==> flow/design.v <==
module alu(clk,src0,src1,shamt,func,dst,dst_EX_DM,ov,zr,neg);
localparam ADD	= 3'b000;
localparam SUB 	= 3'b001;
localparam AND	= 3'b010;
localparam NOR	= 3'b011; 
localparam SLL	= 3'b100;
localparam SRL	= 3'b101;
localparam SRA	= 3'b110;
localparam LHB  = 3'b111;
localparam ADDi 	= 4'b0000;
localparam ADDZi 	= 4'b0001;
localparam SUBi 	= 4'b0010;
localparam ANDi		= 4'b0011;
localparam NORi		= 4'b0100;
localparam SLLi		= 4'b0101;
localparam SRLi		= 4'b0110;
localparam SRAi		= 4'b0111;
localparam LWi		= 4'b1000;
localparam SWi		= 4'b1001;
localparam LHBi		= 4'b1010;
localparam LLBi		= 4'b1011;
localparam BRi		= 4'b1100;
localparam JALi		= 4'b1101;
localparam JRi		= 4'b1110;
localparam HLTi		= 4'b1111;
localparam RF2SRC0 	= 2'b00;
localparam IMM_BR2SRC0 = 2'b01;			 
localparam IMM_JMP2SRC0 = 2'b10;		 
localparam IMM2SRC0 = 2'b11;			 
localparam RF2SRC1	= 2'b00;
localparam IMM2SRC1 = 2'b01;			 
localparam NPC2SRC1 = 2'b10;			 
input clk;
input [15:0] src0,src1;
input [2:0] func;			 
input [3:0] shamt;			 
output [15:0] dst;			 
output reg [15:0] dst_EX_DM;
output ov,zr,neg;
wire [15:0] sum;		 
wire [15:0] sum_sat;	 
wire [15:0] src0_2s_cmp;
wire cin;
wire sat_neg,sat_pos;
wire shft_in;
wire [15:0] shft_l1,shft_l2,shft_l4,shft_l;		 
wire [15:0] shft_r1,shft_r2,shft_r4,shft_r;		 
assign src0_2s_cmp = (func==SUB) ? ~src0 : src0;	 
assign cin = (func==SUB) ? 1 : 0;					 
assign sum = src1 + src0_2s_cmp + cin;
assign sat_neg = (src1[15] && src0_2s_cmp[15] && ~sum[15]) ? 1 : 0;
assign sat_pos = (~src1[15] && !src0_2s_cmp[15] && sum[15]) ? 1 : 0;
assign sum_sat = (sat_pos) ? 16'h7fff :
                 (sat_neg) ? 16'h8000 :
				 sum;
assign ov = sat_pos | sat_neg;
assign shft_l1 = (shamt[0]) ? {src1[14:0],1'b0} : src1;
assign shft_l2 = (shamt[1]) ? {shft_l1[13:0],2'b00} : shft_l1;
assign shft_l4 = (shamt[2]) ? {shft_l2[11:0],4'h0} : shft_l2;
assign shft_l = (shamt[3]) ? {shft_l4[7:0],8'h00} : shft_l4;
assign shft_in = (func==SRA) ? src1[15] : 0;
assign shft_r1 = (shamt[0]) ? {shft_in,src1[15:1]} : src1;
assign shft_r2 = (shamt[1]) ? {{2{shft_in}},shft_r1[15:2]} : shft_r1;
assign shft_r4 = (shamt[2]) ? {{4{shft_in}},shft_r2[15:4]} : shft_r2;
assign shft_r = (shamt[3]) ? {{8{shft_in}},shft_r4[15:8]} : shft_r4;
assign dst = (func==AND) ? src1 & src0 :
			 (func==NOR) ? ~(src1 | src0) :
			 (func==SLL) ? shft_l :
			 ((func==SRL) || (func==SRA)) ? shft_r :
			 (func==LHB) ? {src1[7:0],src0[7:0]} : sum_sat;	 
assign zr = ~|dst;
assign neg = dst[15];
always @(posedge clk)
  dst_EX_DM <= dst;
endmodule
module br_bool(clk,rst_n,clk_z_ID_EX,clk_nv_ID_EX,br_instr_ID_EX,
               jmp_imm_ID_EX,jmp_reg_ID_EX,cc_ID_EX,zr,ov,neg,
			   zr_EX_DM,flow_change_ID_EX);
input clk,rst_n;
input clk_z_ID_EX;			 
input clk_nv_ID_EX;			 
input br_instr_ID_EX;		 
input jmp_imm_ID_EX;		 
input jmp_reg_ID_EX;		 
input [2:0] cc_ID_EX;		 
input zr,ov,neg;			 
output reg flow_change_ID_EX;		 
output reg zr_EX_DM;				 
reg neg_EX_DM,ov_EX_DM;
always @(posedge clk, negedge rst_n)
  if (!rst_n)
    zr_EX_DM  <= 0;
  else if (clk_z_ID_EX) 
    zr_EX_DM  <= zr;
always @(posedge clk, negedge rst_n)
  if (!rst_n)
    begin
      ov_EX_DM  <= 0;
	  neg_EX_DM <= 0;
	end
  else if (clk_nv_ID_EX)
    begin
      ov_EX_DM  <= ov;
	  neg_EX_DM <= neg;
	end
always @* begin
  flow_change_ID_EX = jmp_imm_ID_EX | jmp_reg_ID_EX;	 
  if (br_instr_ID_EX)
    case (cc_ID_EX)
	  3'b000 : flow_change_ID_EX = ~zr_EX_DM;
	  3'b001 : flow_change_ID_EX = zr_EX_DM;
	  3'b010 : flow_change_ID_EX = ~zr_EX_DM & ~neg_EX_DM;
	  3'b011 : flow_change_ID_EX = neg_EX_DM;
	  3'b100 : flow_change_ID_EX = zr_EX_DM | (~zr_EX_DM & ~neg_EX_DM);
	  3'b101 : flow_change_ID_EX = neg_EX_DM | zr_EX_DM;
	  3'b110 : flow_change_ID_EX = ov_EX_DM;
	  3'b111 : flow_change_ID_EX = 1;
	endcase
end
endmodule
module dst_mux(clk,dm_re_EX_DM,dm_rd_data_EX_DM,pc_EX_DM,dst_EX_DM,rf_w_data_DM_WB,jmp_imm_EX_DM);
input clk;
input dm_re_EX_DM;
input jmp_imm_EX_DM;
input [15:0] dm_rd_data_EX_DM;		 
input [15:0] pc_EX_DM;				 
input [15:0] dst_EX_DM;				 
output reg[15:0] rf_w_data_DM_WB;		 
always @(posedge clk)
  if (dm_re_EX_DM)
    rf_w_data_DM_WB <= dm_rd_data_EX_DM;
  else if (jmp_imm_EX_DM)
    rf_w_data_DM_WB <= pc_EX_DM;
  else
    rf_w_data_DM_WB <= dst_EX_DM;
endmodule
module src_mux(clk,stall_ID_EX,stall_EX_DM,src0sel_ID_EX,src1sel_ID_EX,p0,p1,
               imm_ID_EX,pc_ID_EX,p0_EX_DM,src0,src1,dst_EX_DM,dst_DM_WB,
			   byp0_EX,byp0_DM,byp1_EX,byp1_DM);
input clk;
input stall_ID_EX,stall_EX_DM;					 
input [1:0] src0sel_ID_EX,src1sel_ID_EX;		 
input [15:0] p0;					 
input [15:0] p1;					 
input [15:0] pc_ID_EX;				 
input [11:0] imm_ID_EX;				 
input [15:0] dst_EX_DM;				 
input [15:0] dst_DM_WB;				 
input byp0_EX,byp1_EX;				 
input byp0_DM,byp1_DM;				 
output reg [15:0] p0_EX_DM;			 
output [15:0] src0,src1;			 
reg [15:0] p0_ID_EX,p1_ID_EX;		 
wire[15:0] RF_p0,RF_p1;				 
localparam ADD	= 3'b000;
localparam SUB 	= 3'b001;
localparam AND	= 3'b010;
localparam NOR	= 3'b011; 
localparam SLL	= 3'b100;
localparam SRL	= 3'b101;
localparam SRA	= 3'b110;
localparam LHB  = 3'b111;
localparam ADDi 	= 4'b0000;
localparam ADDZi 	= 4'b0001;
localparam SUBi 	= 4'b0010;
localparam ANDi		= 4'b0011;
localparam NORi		= 4'b0100;
localparam SLLi		= 4'b0101;
localparam SRLi		= 4'b0110;
localparam SRAi		= 4'b0111;
localparam LWi		= 4'b1000;
localparam SWi		= 4'b1001;
localparam LHBi		= 4'b1010;
localparam LLBi		= 4'b1011;
localparam BRi		= 4'b1100;
localparam JALi		= 4'b1101;
localparam JRi		= 4'b1110;
localparam HLTi		= 4'b1111;
localparam RF2SRC0 	= 2'b00;
localparam IMM_BR2SRC0 = 2'b01;			 
localparam IMM_JMP2SRC0 = 2'b10;		 
localparam IMM2SRC0 = 2'b11;			 
localparam RF2SRC1	= 2'b00;
localparam IMM2SRC1 = 2'b01;			 
localparam NPC2SRC1 = 2'b10;			 
always @(posedge clk)
  if (!stall_ID_EX)
    begin
	  p0_ID_EX <= p0;
	  p1_ID_EX <= p1;
	end
assign RF_p0 = (byp0_EX) ? dst_EX_DM :		 
               (byp0_DM) ? dst_DM_WB :
			   p0_ID_EX;
assign RF_p1 = (byp1_EX) ? dst_EX_DM :		 
               (byp1_DM) ? dst_DM_WB :
			   p1_ID_EX;	
always @(posedge clk)
  if (!stall_EX_DM)
	p0_EX_DM <= RF_p0;
assign src0 = (src0sel_ID_EX == RF2SRC0) ? RF_p0 : 
              (src0sel_ID_EX == IMM_BR2SRC0) ? {{7{imm_ID_EX[8]}},imm_ID_EX[8:0]} :		 
			  (src0sel_ID_EX == IMM_JMP2SRC0) ? {{4{imm_ID_EX[11]}},imm_ID_EX[11:0]} :	 
              {{12{imm_ID_EX[3]}},imm_ID_EX[3:0]};		 
assign src1 = (src1sel_ID_EX == RF2SRC1) ? RF_p1 : 
              (src1sel_ID_EX == NPC2SRC1) ? pc_ID_EX :	 
			  {{8{imm_ID_EX[7]}},imm_ID_EX[7:0]};			 
endmodule
module pc(clk,rst_n,stall_IM_ID,dst_ID_EX,
          pc,pc_ID_EX,flow_change_ID_EX,pc_EX_DM);
input clk,rst_n;
input flow_change_ID_EX;			 
input stall_IM_ID;					 
input [15:0] dst_ID_EX;				 
output [15:0] pc;					 
output reg [15:0] pc_ID_EX;			 
output reg [15:0] pc_EX_DM;			 
reg [15:0] pc,pc_IM_ID;
wire [15:0] nxt_pc;
assign nxt_pc = pc + 1;
always @(posedge clk, negedge rst_n)
  if (!rst_n)
    pc <= 16'h0000;
  else if (!stall_IM_ID)	 
    if (flow_change_ID_EX)
      pc <= dst_ID_EX;
    else
	  pc <= nxt_pc;
always @(posedge clk)
  if (!stall_IM_ID)
    pc_IM_ID <= nxt_pc;		 
always @(posedge clk)
  pc_ID_EX <= pc_IM_ID;	 
always @(posedge clk)
  pc_EX_DM <= pc_ID_EX;	 
endmodule
module id(clk,rst_n,instr,zr_EX_DM,br_instr_ID_EX,jmp_imm_ID_EX,jmp_reg_ID_EX,
          jmp_imm_EX_DM,rf_re0,rf_re1,
          rf_we_DM_WB,rf_p0_addr,rf_p1_addr,rf_dst_addr_DM_WB,alu_func_ID_EX,src0sel_ID_EX,
		  src1sel_ID_EX,dm_re_EX_DM,dm_we_EX_DM,clk_z_ID_EX,clk_nv_ID_EX,instr_ID_EX,
		  cc_ID_EX, stall_IM_ID,stall_ID_EX,stall_EX_DM,hlt_DM_WB,byp0_EX,byp0_DM,
		  byp1_EX,byp1_DM,flow_change_ID_EX);
input clk,rst_n;
input [15:0] instr;					 
input zr_EX_DM;						 
input flow_change_ID_EX;
output reg jmp_imm_ID_EX;
output reg jmp_reg_ID_EX;
output reg br_instr_ID_EX;			 
output reg jmp_imm_EX_DM;			 
output reg rf_re0;					 
output reg rf_re1;					 
output reg rf_we_DM_WB;				 
output reg [3:0] rf_p0_addr;		 
output reg [3:0] rf_p1_addr;		 
output reg [3:0] rf_dst_addr_DM_WB;	 
output reg [2:0] alu_func_ID_EX;	 
output reg [1:0] src0sel_ID_EX;		 
output reg [1:0] src1sel_ID_EX;		 
output reg dm_re_EX_DM;				 
output reg dm_we_EX_DM;				 
output reg clk_z_ID_EX;				 
output reg clk_nv_ID_EX;			 
output [11:0] instr_ID_EX;			 
output [2:0] cc_ID_EX;				 
output stall_IM_ID;					 
output stall_ID_EX;					 
output stall_EX_DM;					 
output reg hlt_DM_WB;				 
output reg byp0_EX,byp0_DM;			 
output reg byp1_EX,byp1_DM;			 
reg br_instr;
reg jmp_imm;
reg jmp_reg;
reg rf_we;
reg hlt;
reg [3:0] rf_dst_addr;
reg [2:0] alu_func;
reg [1:0] src0sel,src1sel;
reg dm_re;
reg dm_we;
reg clk_z;
reg clk_nv;
reg cond_ex;
reg [15:0] instr_IM_ID;			 
reg	rf_we_ID_EX,rf_we_EX_DM;
reg [3:0] rf_dst_addr_ID_EX,rf_dst_addr_EX_DM;
reg	dm_re_ID_EX;
reg	dm_we_ID_EX;
reg hlt_ID_EX,hlt_EX_DM;
reg [11:0] instr_ID_EX;		 
reg flow_change_EX_DM;		 
reg cond_ex_ID_EX;			 
wire load_use_hazard,flush;
localparam ADD	= 3'b000;
localparam SUB 	= 3'b001;
localparam AND	= 3'b010;
localparam NOR	= 3'b011; 
localparam SLL	= 3'b100;
localparam SRL	= 3'b101;
localparam SRA	= 3'b110;
localparam LHB  = 3'b111;
localparam ADDi 	= 4'b0000;
localparam ADDZi 	= 4'b0001;
localparam SUBi 	= 4'b0010;
localparam ANDi		= 4'b0011;
localparam NORi		= 4'b0100;
localparam SLLi		= 4'b0101;
localparam SRLi		= 4'b0110;
localparam SRAi		= 4'b0111;
localparam LWi		= 4'b1000;
localparam SWi		= 4'b1001;
localparam LHBi		= 4'b1010;
localparam LLBi		= 4'b1011;
localparam BRi		= 4'b1100;
localparam JALi		= 4'b1101;
localparam JRi		= 4'b1110;
localparam HLTi		= 4'b1111;
localparam RF2SRC0 	= 2'b00;
localparam IMM_BR2SRC0 = 2'b01;			 
localparam IMM_JMP2SRC0 = 2'b10;		 
localparam IMM2SRC0 = 2'b11;			 
localparam RF2SRC1	= 2'b00;
localparam IMM2SRC1 = 2'b01;			 
localparam NPC2SRC1 = 2'b10;			 
always @(posedge clk, negedge rst_n)
  if (!rst_n)
    instr_IM_ID <= 16'hb000;			 
  else if (!stall_IM_ID)
    instr_IM_ID <= instr;				 
always @(posedge clk)
  if (!stall_ID_EX)
    begin
	  br_instr_ID_EX 	<= br_instr & !load_use_hazard & !flush;
	  jmp_imm_ID_EX   	<= jmp_imm & !load_use_hazard & !flush;
	  jmp_reg_ID_EX   	<= jmp_reg & !load_use_hazard & !flush;
	  rf_we_ID_EX     	<= rf_we & !load_use_hazard & !flush;
	  rf_dst_addr_ID_EX	<= rf_dst_addr;
	  alu_func_ID_EX    <= alu_func;
	  src0sel_ID_EX		<= src0sel;
	  src1sel_ID_EX		<= src1sel;
	  dm_re_ID_EX       <= dm_re & !load_use_hazard & !flush;
	  dm_we_ID_EX       <= dm_we & !load_use_hazard & !flush;
	  clk_z_ID_EX		<= clk_z & !load_use_hazard & !flush;
	  clk_nv_ID_EX		<= clk_nv & !load_use_hazard & !flush;
	  instr_ID_EX		<= instr_IM_ID[11:0];
	  cond_ex_ID_EX 	<= cond_ex;
	end
always @(posedge clk)
  if (!stall_EX_DM)
    begin
	  rf_we_EX_DM		<= rf_we_ID_EX & (!(cond_ex_ID_EX & !zr_EX_DM));	 
	  rf_dst_addr_EX_DM <= rf_dst_addr_ID_EX;
      dm_re_EX_DM		<= dm_re_ID_EX;
	  dm_we_EX_DM		<= dm_we_ID_EX;
	  jmp_imm_EX_DM 	<= jmp_imm_ID_EX;
	end
always @(posedge clk) begin
  rf_we_DM_WB 		<= rf_we_EX_DM;
  rf_dst_addr_DM_WB <= rf_dst_addr_EX_DM;
end
always @(posedge clk, negedge rst_n)
  if (!rst_n) 
    begin
	  byp0_EX <= 1'b0;
	  byp0_DM <= 1'b0;
	  byp1_EX <= 1'b0;
	  byp1_DM <= 1'b0;
	end
  else
    begin
	  byp0_EX <= (rf_dst_addr_ID_EX==rf_p0_addr) ? (rf_we_ID_EX & !(cond_ex_ID_EX & !zr_EX_DM) & |rf_p0_addr) : 1'b0;
	  byp0_DM <= (rf_dst_addr_EX_DM==rf_p0_addr) ? (rf_we_EX_DM & |rf_p0_addr) : 1'b0;
	  byp1_EX <= (rf_dst_addr_ID_EX==rf_p1_addr) ? (rf_we_ID_EX & !(cond_ex_ID_EX & !zr_EX_DM) & |rf_p1_addr) : 1'b0;
	  byp1_DM <= (rf_dst_addr_EX_DM==rf_p1_addr) ? (rf_we_EX_DM & |rf_p1_addr) : 1'b0;
	end
always @(posedge clk, negedge rst_n)
  if (!rst_n)
    begin
	  hlt_ID_EX <= 1'b0;
	  hlt_EX_DM <= 1'b0;
	  hlt_DM_WB <= 1'b0;
    end
  else
    begin
	  hlt_ID_EX <= hlt & !flush | hlt_ID_EX;	 
	  hlt_EX_DM <= hlt_ID_EX;
	  hlt_DM_WB <= hlt_EX_DM;
	end
always @(posedge clk, negedge rst_n)
  if (!rst_n)
    flow_change_EX_DM <= 1'b0;
  else if(!stall_EX_DM)
    flow_change_EX_DM <= flow_change_ID_EX;
assign flush = flow_change_ID_EX | flow_change_EX_DM | hlt_ID_EX | hlt_EX_DM;
assign load_use_hazard = (((rf_dst_addr_ID_EX==rf_p0_addr) && rf_re0) || 
                          ((rf_dst_addr_ID_EX==rf_p1_addr) && rf_re1)) ? dm_re_ID_EX : 1'b0;
assign stall_IM_ID = hlt_ID_EX | load_use_hazard;
assign stall_ID_EX = 1'b0;  
assign stall_EX_DM = 1'b0;  
assign cc_ID_EX = instr_ID_EX[11:9];
always @* begin
  br_instr = 0;
  jmp_imm = 0;
  jmp_reg = 0;
  rf_re0 = 0;
  rf_re1 = 0;
  rf_we = 0;
  rf_p0_addr = instr_IM_ID[3:0];
  rf_p1_addr = instr_IM_ID[7:4];
  rf_dst_addr = instr_IM_ID[11:8];
  alu_func = ADD;
  src0sel = RF2SRC0;
  src1sel = RF2SRC1;
  dm_re = 0;
  dm_we = 0;
  clk_z = 0;
  clk_nv = 0;
  hlt = 0;
  cond_ex = 0;
  case (instr_IM_ID[15:12])
    ADDi : begin
	  rf_re0 = 1;
	  rf_re1 = 1;
	  rf_we = 1;
      clk_z = 1;
      clk_nv = 1;
	end
	ADDZi : begin
	  rf_re0 = 1;
	  rf_re1 = 1;
	  rf_we = 1;	 
      clk_z = 1;
      clk_nv = 1;
	  cond_ex = 1;	 
	end
	SUBi : begin
	  rf_re0 = 1;
	  rf_re1 = 1;
	  rf_we = 1;
      alu_func = SUB;	
      clk_z = 1;
      clk_nv = 1;	  
	end
	ANDi : begin
	  rf_re0 = 1;
	  rf_re1 = 1;
	  rf_we = 1;
      alu_func = AND;
	  clk_z = 1;
	end
	NORi : begin
	  rf_re0 = 1;
	  rf_re1 = 1;
	  rf_we = 1;
      alu_func = NOR;
	  clk_z = 1;
	end	
	SLLi : begin
	  rf_re1 = 1;
	  rf_we = 1;
      alu_func = SLL;
	  clk_z = 1;
	end	
	SRLi : begin
	  rf_re1 = 1;
	  rf_we = 1;
      alu_func = SRL;
	  clk_z = 1;
	end	
	SRAi : begin
	  rf_re1 = 1;
	  rf_we = 1;
      alu_func = SRA;
	  clk_z = 1;
	end
	LWi : begin
	  src0sel = IMM2SRC0;		 
	  rf_re1 = 1;
	  rf_we = 1;
	  dm_re = 1;
	end
	SWi : begin
	  src0sel = IMM2SRC0;					 
	  rf_re1 = 1;							 
	  rf_re0 = 1;							 
	  rf_p0_addr = instr_IM_ID[11:8];		 
	  dm_we = 1;
	end
	LHBi : begin
	  rf_re0 = 1;
	  rf_p0_addr = instr_IM_ID[11:8];		 
	  src1sel = IMM2SRC1;					 
	  rf_we = 1;
	  alu_func = LHB;
	end
	LLBi : begin
	  rf_re0 = 1;					 
	  rf_p0_addr = 4'h0;			 
	  src1sel = IMM2SRC1;			 
	  rf_we = 1;
	end
    BRi : begin
	  src0sel = IMM_BR2SRC0;		 
	  src1sel = NPC2SRC1;			 
	  br_instr = 1;
	end
	JALi : begin
	  src0sel = IMM_JMP2SRC0;		 
	  src1sel = NPC2SRC1;			 
	  rf_we = 1;
	  rf_dst_addr = 4'hF;			 
	  jmp_imm = 1;
	end
	JRi : begin
	  rf_re0 = 1;					 
	  rf_p0_addr = 4'h0;
	  rf_re1 = 1;					 
	  jmp_reg = 1;
	end
	HLTi : begin
	  hlt = 1;
	end
  endcase
end
endmodule
module rf(clk,p0_addr,p1_addr,p0,p1,re0,re1,dst_addr,dst,we);
input clk;
input [3:0] p0_addr, p1_addr;			 
input re0,re1;							 
input [3:0] dst_addr;					 
input [15:0] dst;						 
input we;								 
output [15:0] p0,p1;  					 
reg [15:0] mem[0:15];					 
always @(posedge clk)
  if (we)
    mem[dst_addr] <= dst;
assign p0 = (p0_addr == 4'h0) ? 16'b0 : ((we && (p0_addr == dst_addr)) ? dst : mem[p0_addr]);
assign p1 = (p1_addr == 4'h0) ? 16'b0 : ((we && (p1_addr == dst_addr)) ? dst : mem[p1_addr]);
endmodule
module cpu(clk,rst_n, iaddr, instr, wdata, we, addr, re, rdata, hlt);
input clk,rst_n;
input [15:0] instr;				 
input [15:0] rdata; 			 
output we, re; 
output [15:0] iaddr;			 
output [15:0] addr; 
output [15:0] wdata; 
output hlt;						 
wire [11:0] instr_ID_EX;		 
wire [15:0] src0,src1;			 
wire [15:0] dst_EX_DM;			 
wire [15:0] dst_ID_EX;			 
wire [15:0] pc_ID_EX;			 
wire [15:0] pc_EX_DM;			 
wire [15:0] rf_w_data_DM_WB;	 
wire [15:0] p0,p1;				 
wire [3:0] rf_p0_addr;			 
wire [3:0] rf_p1_addr;			 
wire [3:0] rf_dst_addr_DM_WB;	 
wire [2:0] alu_func_ID_EX;		 
wire [1:0] src0sel_ID_EX;		 
wire [1:0] src1sel_ID_EX;		 
wire [2:0] cc_ID_EX;			 
wire [15:0] p0_EX_DM;			 
wire stall_IM_ID,stall_ID_EX,stall_EX_DM;
wire flow_change_ID_EX,zr_EX_DM,br_instr_ID_EX,jmp_imm_ID_EX,jmp_reg_ID_EX,jmp_imm_EX_DM;
wire rf_re0,rf_re1,rf_we_DM_WB,dm_re_EX_DM,dm_we_EX_DM,clk_z_ID_EX,clk_nv_ID_EX;
wire hlt_DM_WB,byp0_EX,byp0_DM,byp1_EX,byp1_DM;
wire ov,zr,neg;
pc iPC(.clk(clk), .rst_n(rst_n), .stall_IM_ID(stall_IM_ID), .pc(iaddr), .dst_ID_EX(dst_ID_EX),
       .pc_ID_EX(pc_ID_EX), .pc_EX_DM(pc_EX_DM), .flow_change_ID_EX(flow_change_ID_EX));
id	iID(.clk(clk), .rst_n(rst_n), .instr(instr), .zr_EX_DM(zr_EX_DM), .br_instr_ID_EX(br_instr_ID_EX),
        .jmp_imm_ID_EX(jmp_imm_ID_EX), .jmp_reg_ID_EX(jmp_reg_ID_EX), .jmp_imm_EX_DM(jmp_imm_EX_DM), .rf_re0(rf_re0),
		.rf_re1(rf_re1), .rf_we_DM_WB(rf_we_DM_WB), .rf_p0_addr(rf_p0_addr), .rf_p1_addr(rf_p1_addr),
		.rf_dst_addr_DM_WB(rf_dst_addr_DM_WB), .alu_func_ID_EX(alu_func_ID_EX),
		.src0sel_ID_EX(src0sel_ID_EX), .src1sel_ID_EX(src1sel_ID_EX), .dm_re_EX_DM(dm_re_EX_DM),
		.dm_we_EX_DM(dm_we_EX_DM), .clk_z_ID_EX(clk_z_ID_EX), .clk_nv_ID_EX(clk_nv_ID_EX),
		.instr_ID_EX(instr_ID_EX), .cc_ID_EX(cc_ID_EX), .stall_IM_ID(stall_IM_ID),
		.stall_ID_EX(stall_ID_EX), .stall_EX_DM(stall_EX_DM), .hlt_DM_WB(hlt_DM_WB),
		.byp0_EX(byp0_EX), .byp0_DM(byp0_DM), .byp1_EX(byp1_EX), .byp1_DM(byp1_DM),
		.flow_change_ID_EX(flow_change_ID_EX));
rf iRF(.clk(clk), .p0_addr(rf_p0_addr), .p1_addr(rf_p1_addr), .p0(p0), .p1(p1),
       .re0(rf_re0), .re1(rf_re1), .dst_addr(rf_dst_addr_DM_WB), .dst(rf_w_data_DM_WB),
 	   .we(rf_we_DM_WB));
src_mux ISRCMUX(.clk(clk), .stall_ID_EX(stall_ID_EX), .stall_EX_DM(stall_EX_DM),
                .src0sel_ID_EX(src0sel_ID_EX), .src1sel_ID_EX(src1sel_ID_EX), .p0(p0), .p1(p1),
                .imm_ID_EX(instr_ID_EX), .pc_ID_EX(pc_ID_EX), .p0_EX_DM(p0_EX_DM),
				.src0(src0), .src1(src1), .dst_EX_DM(dst_EX_DM), .dst_DM_WB(rf_w_data_DM_WB),
			    .byp0_EX(byp0_EX), .byp0_DM(byp0_DM), .byp1_EX(byp1_EX), .byp1_DM(byp1_DM));
alu iALU(.clk(clk), .src0(src0), .src1(src1), .shamt(instr_ID_EX[3:0]), .func(alu_func_ID_EX),
         .dst(dst_ID_EX), .dst_EX_DM(dst_EX_DM), .ov(ov), .zr(zr), .neg(neg));
dst_mux iDSTMUX(.clk(clk), .dm_re_EX_DM(dm_re_EX_DM), .dm_rd_data_EX_DM(rdata),
                .dst_EX_DM(dst_EX_DM), .pc_EX_DM(pc_EX_DM), .rf_w_data_DM_WB(rf_w_data_DM_WB),
				.jmp_imm_EX_DM(jmp_imm_EX_DM));
br_bool iBRL(.clk(clk), .rst_n(rst_n), .clk_z_ID_EX(clk_z_ID_EX), .clk_nv_ID_EX(clk_nv_ID_EX),
             .br_instr_ID_EX(br_instr_ID_EX), .jmp_imm_ID_EX(jmp_imm_ID_EX),
			 .jmp_reg_ID_EX(jmp_reg_ID_EX), .cc_ID_EX(cc_ID_EX), .zr(zr), .ov(ov),
			 .zr_EX_DM(zr_EX_DM), .neg(neg), .flow_change_ID_EX(flow_change_ID_EX));	
assign wdata = p0_EX_DM; 
assign addr = dst_EX_DM; 
assign re = dm_re_EX_DM;
assign we = dm_we_EX_DM; 
assign hlt = hlt_DM_WB;
endmodule
Ticket comment

From RTL to reports: cpu
Tool output for the design above before and after an edit, in the order of the flow.
"original" refers to lines of the RTL above, "edited" to lines of the edited file.
"change" is "edited" less "original", of the values as shown; "rel. change" is that difference over "original", in percent.
Operators carry their Yosys type and port widths (W data, S select, Z words).
Cell names lack the library's common part.
A cell with - has no value.
- top: cpu
- clock port: clk
- standard-cell library: sky130hd
- corner: tt_025C_1v80

Diff
Unified diff, file above to edited file.
A script made this edit. It changes what the design does and was not meant as an optimisation.
begin of diff
@@ -379,5 +379,4 @@
     begin
 	  hlt_ID_EX <= 1'b0;
-	  hlt_EX_DM <= 1'b0;
 	  hlt_DM_WB <= 1'b0;
     end
@@ -385,7 +384,7 @@
     begin
 	  hlt_ID_EX <= hlt & !flush | hlt_ID_EX;	 
-	  hlt_EX_DM <= hlt_ID_EX;
 	  hlt_DM_WB <= hlt_EX_DM;
 	end
+always @(*) hlt_EX_DM = hlt_ID_EX;
 always @(posedge clk, negedge rst_n)
   if (!rst_n)
end of diff

Word level
Yosys after proc, flatten, opt, wreduce and memory -nomap, before mapping. Enables and synchronous resets that opt folds into registers are not counted as muxes. Print and check cells are not counted. Equal cells are merged and count once.
Yosys's memory passes give these memory sizes; they may raise the number of words (mostly to a power of two), join words into wider ones and drop unused or constant bits.
- word-level totals (item ; original ; edited ; change ; rel. change (%)):
    bits in registers ; 184 ; 183 ; -1 ; -0.54
    latch bits ; 0 ; 0 ; 0 ; -
    bits in writable memories ; 256 ; 256 ; 0 ; 0.00
    ROM bits ; 0 ; 0 ; 0 ; -
    word width x clocked read ports ; 32 ; 32 ; 0 ; 0.00
    memory cells ; 1 ; 1 ; 0 ; 0.00
    input bits ; 34 ; 34 ; 0 ; 0.00
    output and inout port bits ; 51 ; 51 ; 0 ; 0.00
    cells after elaboration ; 229 ; 228 ; -1 ; -0.44
- cells by class (item ; original ; edited ; change ; rel. change (%)):
    $add $sub $neg ; 3 ; 3 ; 0 ; 0.00
    multipliers ; 0 ; 0 ; 0 ; -
    div/mod/pow operators ; 0 ; 0 ; 0 ; -
    order comparisons ; 0 ; 0 ; 0 ; -
    equal/unequal tests ; 36 ; 36 ; 0 ; 0.00
    shifts and indexed selects ; 0 ; 0 ; 0 ; -
    mux-type cells ; 59 ; 59 ; 0 ; 0.00
    bitwise operators ; 41 ; 41 ; 0 ; 0.00
    reductions and logical operators ; 49 ; 49 ; 0 ; 0.00
- memory list (item ; original ; edited):
    shape (words x width / read and write ports) ; iRF.mem 16 x 16 bit 2R1W ; iRF.mem 16 x 16 bit 2R1W
- operators with widths (operator ; original ; edited ; change ; rel. change (%)):
    $mux W16 ; 29 ; 29 ; 0 ; 0.00
    $and A1 B1 Y1 ; 24 ; 24 ; 0 ; 0.00
    $pmux W1 S2 ; 12 ; 12 ; 0 ; 0.00
    $mux W1 ; 11 ; 11 ; 0 ; 0.00
    $or A1 B1 Y1 ; 9 ; 9 ; 0 ; 0.00
    $eq A3 B3 Y1 const B ; 8 ; 8 ; 0 ; 0.00
    $eq A4 B4 Y1 const B ; 8 ; 8 ; 0 ; 0.00
    $reduce_or A15 Y1 ; 7 ; 7 ; 0 ; 0.00
    $logic_and A1 B1 Y1 ; 6 ; 6 ; 0 ; 0.00
    $logic_not A1 Y1 ; 6 ; 6 ; 0 ; 0.00
    $reduce_or A2 Y1 ; 5 ; 5 ; 0 ; 0.00
    $eq A3 B2 Y1 const B ; 4 ; 4 ; 0 ; 0.00
    $eq A4 B3 Y1 const B ; 4 ; 4 ; 0 ; 0.00
    $eq A4 B4 Y1 ; 4 ; 4 ; 0 ; 0.00
    $not A1 Y1 ; 4 ; 4 ; 0 ; 0.00
    $reduce_or A12 Y1 ; 4 ; 4 ; 0 ; 0.00
    $logic_not A4 Y1 ; 3 ; 3 ; 0 ; 0.00
    $reduce_or A4 Y1 ; 3 ; 3 ; 0 ; 0.00
    $eq A2 B2 Y1 const B ; 2 ; 2 ; 0 ; 0.00
    $eq A3 B1 Y1 const B ; 2 ; 2 ; 0 ; 0.00
    $eq A4 B2 Y1 const B ; 2 ; 2 ; 0 ; 0.00
    $logic_not A2 Y1 ; 2 ; 2 ; 0 ; 0.00
    $logic_or A1 B1 Y1 ; 2 ; 2 ; 0 ; 0.00
    $not A16 Y16 ; 2 ; 2 ; 0 ; 0.00
    $reduce_or A8 Y1 ; 2 ; 2 ; 0 ; 0.00
    $reduce_or A9 Y1 ; 2 ; 2 ; 0 ; 0.00
    $add A16 B1 Y16 ; 1 ; 1 ; 0 ; 0.00
    $add A16 B1 Y16 const B ; 1 ; 1 ; 0 ; 0.00
Not every row of either side is listed.

Longest topological paths
Longest topological path by Yosys (ltp), each cell counted once; first at word level (registers and memories cut), then after technology mapping (sequential cells cut; the memories' decode and read muxes count).
- logic depth (item ; original ; edited ; change ; rel. change (%)):
    depth in word-level cells ; 20 ; 20 ; 0 ; 0.00
    ABC_AREA ; 0 ; 0 ; - ; -
    mapped depth ; 19 ; 22 ; +3 ; +15.79
    mapped depth without buffers ; 16 ; 18 ; +2 ; +12.50

After synthesis
Source: synth_stat.txt of the flow (Yosys; design flattened, memories mapped). It holds for the ABC_AREA given above (unset counts as 0); a run with the other value may have another netlist.
- cell types (cell ; original ; edited ; change ; rel. change (%)):
    nor2_1 ; 119 ; 95 ; -24 ; -20.17
    nand2_1 ; 426 ; 408 ; -18 ; -4.23
    nand2b_1 ; 46 ; 29 ; -17 ; -36.96
    mux2_2 ; 26 ; 41 ; +15 ; +57.69
    xnor2_1 ; 36 ; 47 ; +11 ; +30.56
    o211ai_1 ; 13 ; 24 ; +11 ; +84.62
    clkbuf_1 ; 128 ; 118 ; -10 ; -7.81
    a21oi_1 ; 93 ; 103 ; +10 ; +10.75
    xor2_1 ; 27 ; 17 ; -10 ; -37.04
    a211oi_1 ; 26 ; 16 ; -10 ; -38.46
    nor4_1 ; 15 ; 5 ; -10 ; -66.67
    a221o_1 ; 9 ; 0 ; -9 ; -100.00
    a22oi_1 ; 2 ; 11 ; +9 ; +450.00
    o22ai_1 ; 17 ; 9 ; -8 ; -47.06
    o21ai_0 ; 109 ; 116 ; +7 ; +6.42
    buf_1 ; 30 ; 24 ; -6 ; -20.00
    a21o_1 ; 10 ; 16 ; +6 ; +60.00
    a221oi_1 ; 9 ; 3 ; -6 ; -66.67
Not every row of either side is listed.
- mapped netlist (item ; original ; edited ; change ; rel. change (%)):
    mapped cells ; 2339 ; 2252 ; -87 ; -3.72
    synthesis area (µm²) ; 24957.7 ; 24385.9 ; -571.8 ; -2.29
    sequential part of the area (µm²) ; 12490.7 ; 12465.7 ; -25.0 ; -0.20
    flip-flops ; 477 ; 476 ; -1 ; -0.21
    buffer cells ; 171 ; 159 ; -12 ; -7.02
By module: a second synthesis without flattening, with its own total; a netlist apart from the flattened one above.
- second synthesis, totals (item ; original ; edited ; change ; rel. change (%)):
    cells (unflattened synthesis) ; 1933 ; 1952 ; +19 ; +0.98
    area total of the unflattened synthesis (µm²) ; 24848.8 ; 24922.7 ; +73.9 ; +0.30
Each row is one instance without its submodules.
- by module, original (module ; times used ; cells ; area (µm²) ; seq. area (µm²)):
    rf ; 1 ; 623 ; 12169.2 ; 7687.4
    alu ; 1 ; 580 ; 4107.7 ; 320.3
    src_mux ; 1 ; 222 ; 2726.4 ; 1441.4
    id ; 1 ; 238 ; 2713.9 ; 1505.2
    pc ; 1 ; 182 ; 2288.4 ; 1521.5
    dst_mux ; 1 ; 69 ; 665.6 ; 320.3
    br_bool ; 1 ; 19 ; 177.7 ; 75.1
    cpu ; 1 ; 0 ; 0.0 ; 0.0
- by module, edited (module ; times used ; cells ; area (µm²) ; seq. area (µm²)):
    rf ; 1 ; 623 ; 12169.2 ; 7687.4
    alu ; 1 ; 580 ; 4107.7 ; 320.3
    id ; 1 ; 248 ; 2753.9 ; 1480.2
    src_mux ; 1 ; 222 ; 2726.4 ; 1441.4
    pc ; 1 ; 191 ; 2322.2 ; 1521.5
    dst_mux ; 1 ; 69 ; 665.6 ; 320.3
    br_bool ; 1 ; 19 ; 177.7 ; 75.1
    cpu ; 1 ; 0 ; 0.0 ; 0.0

Timing after synthesis
Path of least setup slack by OpenSTA after synthesis, without wires, with an ideal clock, recovery checks aside; 20% of the period is set as input and as output delay. Where synthesis merged equal registers, the netlist keeps one of their names.
- path post-synthesis (item ; original ; edited ; change ; rel. change (%)):
    path kind ; register to register ; register to register ; - ; -
    start ; register iID.src1sel_ID_EX[0] ; register iID.src1sel_ID_EX[0] ; - ; -
    end ; register iBRL.zr_EX_DM ; register iBRL.zr_EX_DM ; - ; -
    clock period (ps) ; 6200 ; 6200 ; 0 ; 0.00
    setup time (ps) ; 104 ; 104 ; 0 ; -
    time at the first pin (ps) ; 0 ; 0 ; 0 ; -
    data arrival time (ps) ; 4708 ; 4327 ; -381 ; -8.09
    required time (ps) ; 6096 ; 6096 ; 0 ; 0.00
    path slack (ps) ; 1388 ; 1769 ; +381 ; -
    path delay (ps) ; 4812 ; 4431 ; -381 ; -7.92
    driving pins on the path ; 19 ; 19 ; 0 ; 0.00
    path buffers ; 5 ; 5 ; 0 ; 0.00
    synthesis period reached (ps) ; 4812 ; 4431 ; -381 ; -7.92
"path delay" is the arrival time less input delay plus setup time.
"driving pins on the path" counts driving pins, that of a launching flip-flop among them; a cell with two outputs on the path counts twice.
"synthesis period reached" is the clock period less the worst setup slack; recovery checks do not enter. This is arithmetic on one report: input and output delays are still those of the set period (20% each).
The rows between start and end are the longest chain of elaborated cells between them; the timing report does not say that the signal goes this way. Where chains are equally long, one stands for them.
A line is the first line of the expression or statement that the cell stems from. Yosys adds cells for indexed reads and writes and turns some case tables into memories.
On the way, post-synthesis, original:
- path through: dfxtp_1 -> buf_2 -> buf_1 -> clkbuf_1 -> buf_1 -> a21o_1 -> inv_1 -> ha_1 -> a21oi_1 -> o21ai_0 -> a211oi_1 -> mux2_2 -> or4_1 -> clkbuf_1 -> a311oi_1 -> o22ai_1 -> nor4_1 -> nand4b_1 -> o41ai_2
- noted length of the longest elaborated chain: 17
- noted elaborated cells between the ends (all ways): 35
- noted source lines of those cells: 22
- classes of those cells: 2 x add/sub; 1 x eq/ne; 20 x mux; 5 x logic; 7 x reduce/logical
- ends and longest elaborated chain, post-synthesis, original (item ; line ; RTL):
    from (decl) ; 259 ; output reg [1:0] src1sel_ID_EX;
    from (assign) ; 341 ; src1sel_ID_EX <= src1sel;
    $eq A2 B2 Y1 ; 206 ; (src1sel_ID_EX == NPC2SRC1) ? pc_ID_EX :
    $mux W16 ; 206 ;
    $mux W16 ; 205 ; assign src1 = (src1sel_ID_EX == RF2SRC1) ? RF_p1 :
    $add A16 B16 Y16 ; 50 ; assign sum = src1 + src0_2s_cmp + cin;
    $add A16 B1 Y16 ; 50 ;
    $not A1 Y1 ; 51 ; assign sat_neg = (src1[15] && src0_2s_cmp[15] && ~sum[15]) ? 1 : 0;
    $logic_and A1 B1 Y1 ; 51 ;
    (+3 left out) ; - ;
    $mux W16 ; 70 ; (func==LHB) ? {src1[7:0],src0[7:0]} : sum_sat;
    $mux W16 ; 69 ; ((func==SRL) || (func==SRA)) ? shft_r :
    $mux W16 ; 68 ; (func==SLL) ? shft_l :
    $mux W16 ; 67 ; (func==NOR) ? ~(src1 | src0) :
    $mux W16 ; 66 ; assign dst = (func==AND) ? src1 & src0 :
    $reduce_or A16 Y1 ; 71 ; assign zr = ~|dst;
    $logic_not A1 Y1 ; 71 ;
    to (assign) ; 92 ; zr_EX_DM  <= 0;
    to (assign) ; 94 ; zr_EX_DM  <= zr;
    to (decl) ; 88 ; output reg zr_EX_DM;
Nets of the timed path that keep an RTL name, with a line that drives or declares them; the list need not be complete.
- nets with RTL names, path post-synthesis, original (signal ; line):
    dst_ID_EX[15] ; 66
On the way, post-synthesis, edited:
- path through: dfxtp_1 -> clkbuf_1 -> buf_2 -> buf_1 -> buf_1 -> nor2_1 -> a21oi_1 -> ha_1 -> a21oi_1 -> o21bai_1 -> a211o_1 -> or3_4 -> a31o_1 -> buf_6 -> o221ai_2 -> a41oi_2 -> nor4_1 -> nand4b_1 -> o41ai_2
- noted length of the longest elaborated chain: 17
- noted elaborated cells between the ends (all ways): 35
- noted source lines of those cells: 22
- classes of those cells: 2 x add/sub; 1 x eq/ne; 20 x mux; 5 x logic; 7 x reduce/logical
- ends and longest elaborated chain, post-synthesis, edited (item ; line ; RTL):
    from (decl) ; 259 ; output reg [1:0] src1sel_ID_EX;
    from (assign) ; 341 ; src1sel_ID_EX <= src1sel;
    $eq A2 B2 Y1 ; 206 ; (src1sel_ID_EX == NPC2SRC1) ? pc_ID_EX :
    $mux W16 ; 206 ;
    $mux W16 ; 205 ; assign src1 = (src1sel_ID_EX == RF2SRC1) ? RF_p1 :
    $add A16 B16 Y16 ; 50 ; assign sum = src1 + src0_2s_cmp + cin;
    $add A16 B1 Y16 ; 50 ;
    $not A1 Y1 ; 51 ; assign sat_neg = (src1[15] && src0_2s_cmp[15] && ~sum[15]) ? 1 : 0;
    $logic_and A1 B1 Y1 ; 51 ;
    (+3 left out) ; - ;
    $mux W16 ; 70 ; (func==LHB) ? {src1[7:0],src0[7:0]} : sum_sat;
    $mux W16 ; 69 ; ((func==SRL) || (func==SRA)) ? shft_r :
    $mux W16 ; 68 ; (func==SLL) ? shft_l :
    $mux W16 ; 67 ; (func==NOR) ? ~(src1 | src0) :
    $mux W16 ; 66 ; assign dst = (func==AND) ? src1 & src0 :
    $reduce_or A16 Y1 ; 71 ; assign zr = ~|dst;
    $logic_not A1 Y1 ; 71 ;
    to (assign) ; 92 ; zr_EX_DM  <= 0;
    to (assign) ; 94 ; zr_EX_DM  <= zr;
    to (decl) ; 88 ; output reg zr_EX_DM;
- nets with RTL names, path post-synthesis, edited (signal ; line):
    dst_ID_EX[11] ; 66

Worst path after layout
Path of least setup slack in the final report of each run of set A (OpenROAD, finished layout, wires in). Where an end is a register, its clock arrival counts in the times.
The path's times are printed in steps of 10 ps; the period is the one set.
- path after layout (item ; original ; edited ; change ; rel. change (%)):
    path kind ; register to register ; register to register ; - ; -
    start ; register iDSTMUX.rf_w_data_DM_WB[4] ; register iID.byp0_EX ; - ; -
    end ; register iBRL.zr_EX_DM ; register iBRL.zr_EX_DM ; - ; -
    clock period (ps) ; 5890 ; 5890 ; 0 ; 0.00
    setup time (ps) ; 100 ; 100 ; 0 ; -
    time at the first pin (ps) ; 610 ; 610 ; 0 ; 0.00
    data arrival time (ps) ; 6090 ; 6030 ; -60 ; -0.99
    required time (ps) ; 6400 ; 6400 ; 0 ; 0.00
    path slack (ps) ; 300 ; 370 ; +70 ; -
    driving pins on the path ; 16 ; 15 ; -1 ; -6.25
    path buffers ; 0 ; 0 ; 0 ; -
The rows between start and end are the longest chain of elaborated cells between them; the timing report does not say that the signal goes this way. Where chains are equally long, one stands for them.
At most two assigning lines are given for a register; there are more.
On the way, after layout, original:
- path through: dfxtp_1 -> mux2i_1 -> o21ai_0 -> a21oi_1 -> xnor2_1 -> ha_1 -> a21oi_1 -> o21ai_0 -> a211oi_1 -> mux2_2 -> or4_1 -> a311oi_1 -> o22ai_1 -> nor4_1 -> nand4b_1 -> o41ai_2
- noted length of the longest elaborated chain: 19
- noted elaborated cells between the ends (all ways): 35
- noted source lines of those cells: 26
- classes of those cells: 2 x add/sub; 24 x mux; 5 x logic; 4 x reduce/logical
- ends and longest elaborated chain, after layout, original (item ; line ; RTL):
    from (decl) ; 128 ; output reg[15:0] rf_w_data_DM_WB;
    from (assign) ; 131 ; rf_w_data_DM_WB <= dm_rd_data_EX_DM;
    from (assign) ; 133 ; rf_w_data_DM_WB <= pc_EX_DM;
    $mux W16 ; 193 ; (byp0_DM) ? dst_DM_WB :
    $mux W16 ; 192 ; assign RF_p0 = (byp0_EX) ? dst_EX_DM :
    $mux W16 ; 201 ; assign src0 = (src0sel_ID_EX == RF2SRC0) ? RF_p0 :
    $not A16 Y16 ; 48 ; assign src0_2s_cmp = (func==SUB) ? ~src0 : src0;
    $mux W16 ; 48 ;
    $add A16 B16 Y16 ; 50 ; assign sum = src1 + src0_2s_cmp + cin;
    $add A16 B1 Y16 ; 50 ;
    (+5 left out) ; - ;
    $mux W16 ; 70 ; (func==LHB) ? {src1[7:0],src0[7:0]} : sum_sat;
    $mux W16 ; 69 ; ((func==SRL) || (func==SRA)) ? shft_r :
    $mux W16 ; 68 ; (func==SLL) ? shft_l :
    $mux W16 ; 67 ; (func==NOR) ? ~(src1 | src0) :
    $mux W16 ; 66 ; assign dst = (func==AND) ? src1 & src0 :
    $reduce_or A16 Y1 ; 71 ; assign zr = ~|dst;
    $logic_not A1 Y1 ; 71 ;
    to (assign) ; 92 ; zr_EX_DM  <= 0;
    to (assign) ; 94 ; zr_EX_DM  <= zr;
    to (decl) ; 88 ; output reg zr_EX_DM;
Nets of the timed path that keep an RTL name, with a line that drives or declares them; the list need not be complete.
- nets with RTL names, path after layout, original (signal ; line):
    ISRCMUX.RF_p0[4] ; 192
    dst_ID_EX[15] ; 66
On the way, after layout, edited:
- path through: dfrtp_1 -> o21ai_0 -> a21oi_1 -> xnor2_1 -> ha_1 -> nand2_1 -> or3_1 -> a211oi_2 -> o21ai_0 -> a31o_1 -> o221ai_2 -> a41oi_2 -> nor4_1 -> nand4b_1 -> o41ai_2
- noted length of the longest elaborated chain: 18
- noted elaborated cells between the ends (all ways): 26
- noted source lines of those cells: 14
- classes of those cells: 2 x add/sub; 12 x mux; 5 x logic; 7 x reduce/logical
- ends and longest elaborated chain, after layout, edited (item ; line ; RTL):
    from (decl) ; 270 ; output reg byp0_EX,byp0_DM;
    from (assign) ; 365 ; byp0_EX <= 1'b0;
    from (assign) ; 372 ; byp0_EX <= (rf_dst_addr_ID_EX==rf_p0_addr) ? (rf_we_ID_EX & !(cond_ex_ID_EX & !zr_EX_DM) & |rf_p0_addr) : 1'b0 ...
    $mux W16 ; 192 ; assign RF_p0 = (byp0_EX) ? dst_EX_DM :
    $mux W16 ; 201 ; assign src0 = (src0sel_ID_EX == RF2SRC0) ? RF_p0 :
    $not A16 Y16 ; 48 ; assign src0_2s_cmp = (func==SUB) ? ~src0 : src0;
    $mux W16 ; 48 ;
    $add A16 B16 Y16 ; 50 ; assign sum = src1 + src0_2s_cmp + cin;
    $add A16 B1 Y16 ; 50 ;
    $not A1 Y1 ; 51 ; assign sat_neg = (src1[15] && src0_2s_cmp[15] && ~sum[15]) ? 1 : 0;
    (+4 left out) ; - ;
    $mux W16 ; 70 ; (func==LHB) ? {src1[7:0],src0[7:0]} : sum_sat;
    $mux W16 ; 69 ; ((func==SRL) || (func==SRA)) ? shft_r :
    $mux W16 ; 68 ; (func==SLL) ? shft_l :
    $mux W16 ; 67 ; (func==NOR) ? ~(src1 | src0) :
    $mux W16 ; 66 ; assign dst = (func==AND) ? src1 & src0 :
    $reduce_or A16 Y1 ; 71 ; assign zr = ~|dst;
    $logic_not A1 Y1 ; 71 ;
    to (assign) ; 92 ; zr_EX_DM  <= 0;
    to (assign) ; 94 ; zr_EX_DM  <= zr;
    to (decl) ; 88 ; output reg zr_EX_DM;
- nets with RTL names, path after layout, edited (signal ; line):
    ISRCMUX.RF_p0[5] ; 192
    dst_ID_EX[11] ; 66

Measured runs
Runs of the flow (Yosys, OpenROAD) on both versions; the two runs of a pair have the same settings. The constraints put input and output delay at 20% of the set period each and load the outputs with 0.01 pF.
Flow settings, set A:
- CORE_UTILIZATION: 40
- period_ns: 5.89
- CAP_MARGIN: 20
- CORE_MARGIN: 2
- SLEW_MARGIN: 20
- measured results, set A (item ; original ; edited ; change ; rel. change (%)):
    chip area after synthesis (Yosys) (µm²) ; 24957.7 ; 24385.9 ; -571.8 ; -2.29
    die size (µm²) ; 64409.4 ; 62955.8 ; -1453.6 ; -2.26
    std-cell area (final layout) (µm²) ; 28877.7 ; 28293.4 ; -584.3 ; -2.02
    utilization (%) ; 46.8 ; 46.9 ; +0.1 ; -
    worst setup slack after layout (ps) ; 301 ; 369 ; +68 ; -
    smallest hold slack (ps) ; 329 ; 338 ; +9 ; -
Flow settings, set B:
- CAP_MARGIN: 5
- noted CELL_PAD_IN_SITES_GLOBAL_PLACEMENT: 3
- CORE_UTILIZATION: 29
- GPL_TIMING_DRIVEN at 1
- PLACE_DENSITY at 0.6
- SETUP_SLACK_MARGIN at 0.88
- SLEW_MARGIN: 25
- period_ns: 9.44
- CORE_MARGIN: 2
- measured results, set B (item ; original ; edited ; change ; rel. change (%)):
    chip area after synthesis (Yosys) (µm²) ; 24957.7 ; 24385.9 ; -571.8 ; -2.29
    die size (µm²) ; 88423.0 ; 86424.2 ; -1998.8 ; -2.26
    std-cell area (final layout) (µm²) ; 29071.6 ; 28335.9 ; -735.7 ; -2.53
    utilization (%) ; 34.1 ; 34.0 ; -0.1 ; -
    worst setup slack after layout (ps) ; 3074 ; 3632 ; +558 ; -
    smallest hold slack (ps) ; 332 ; 342 ; +10 ; -
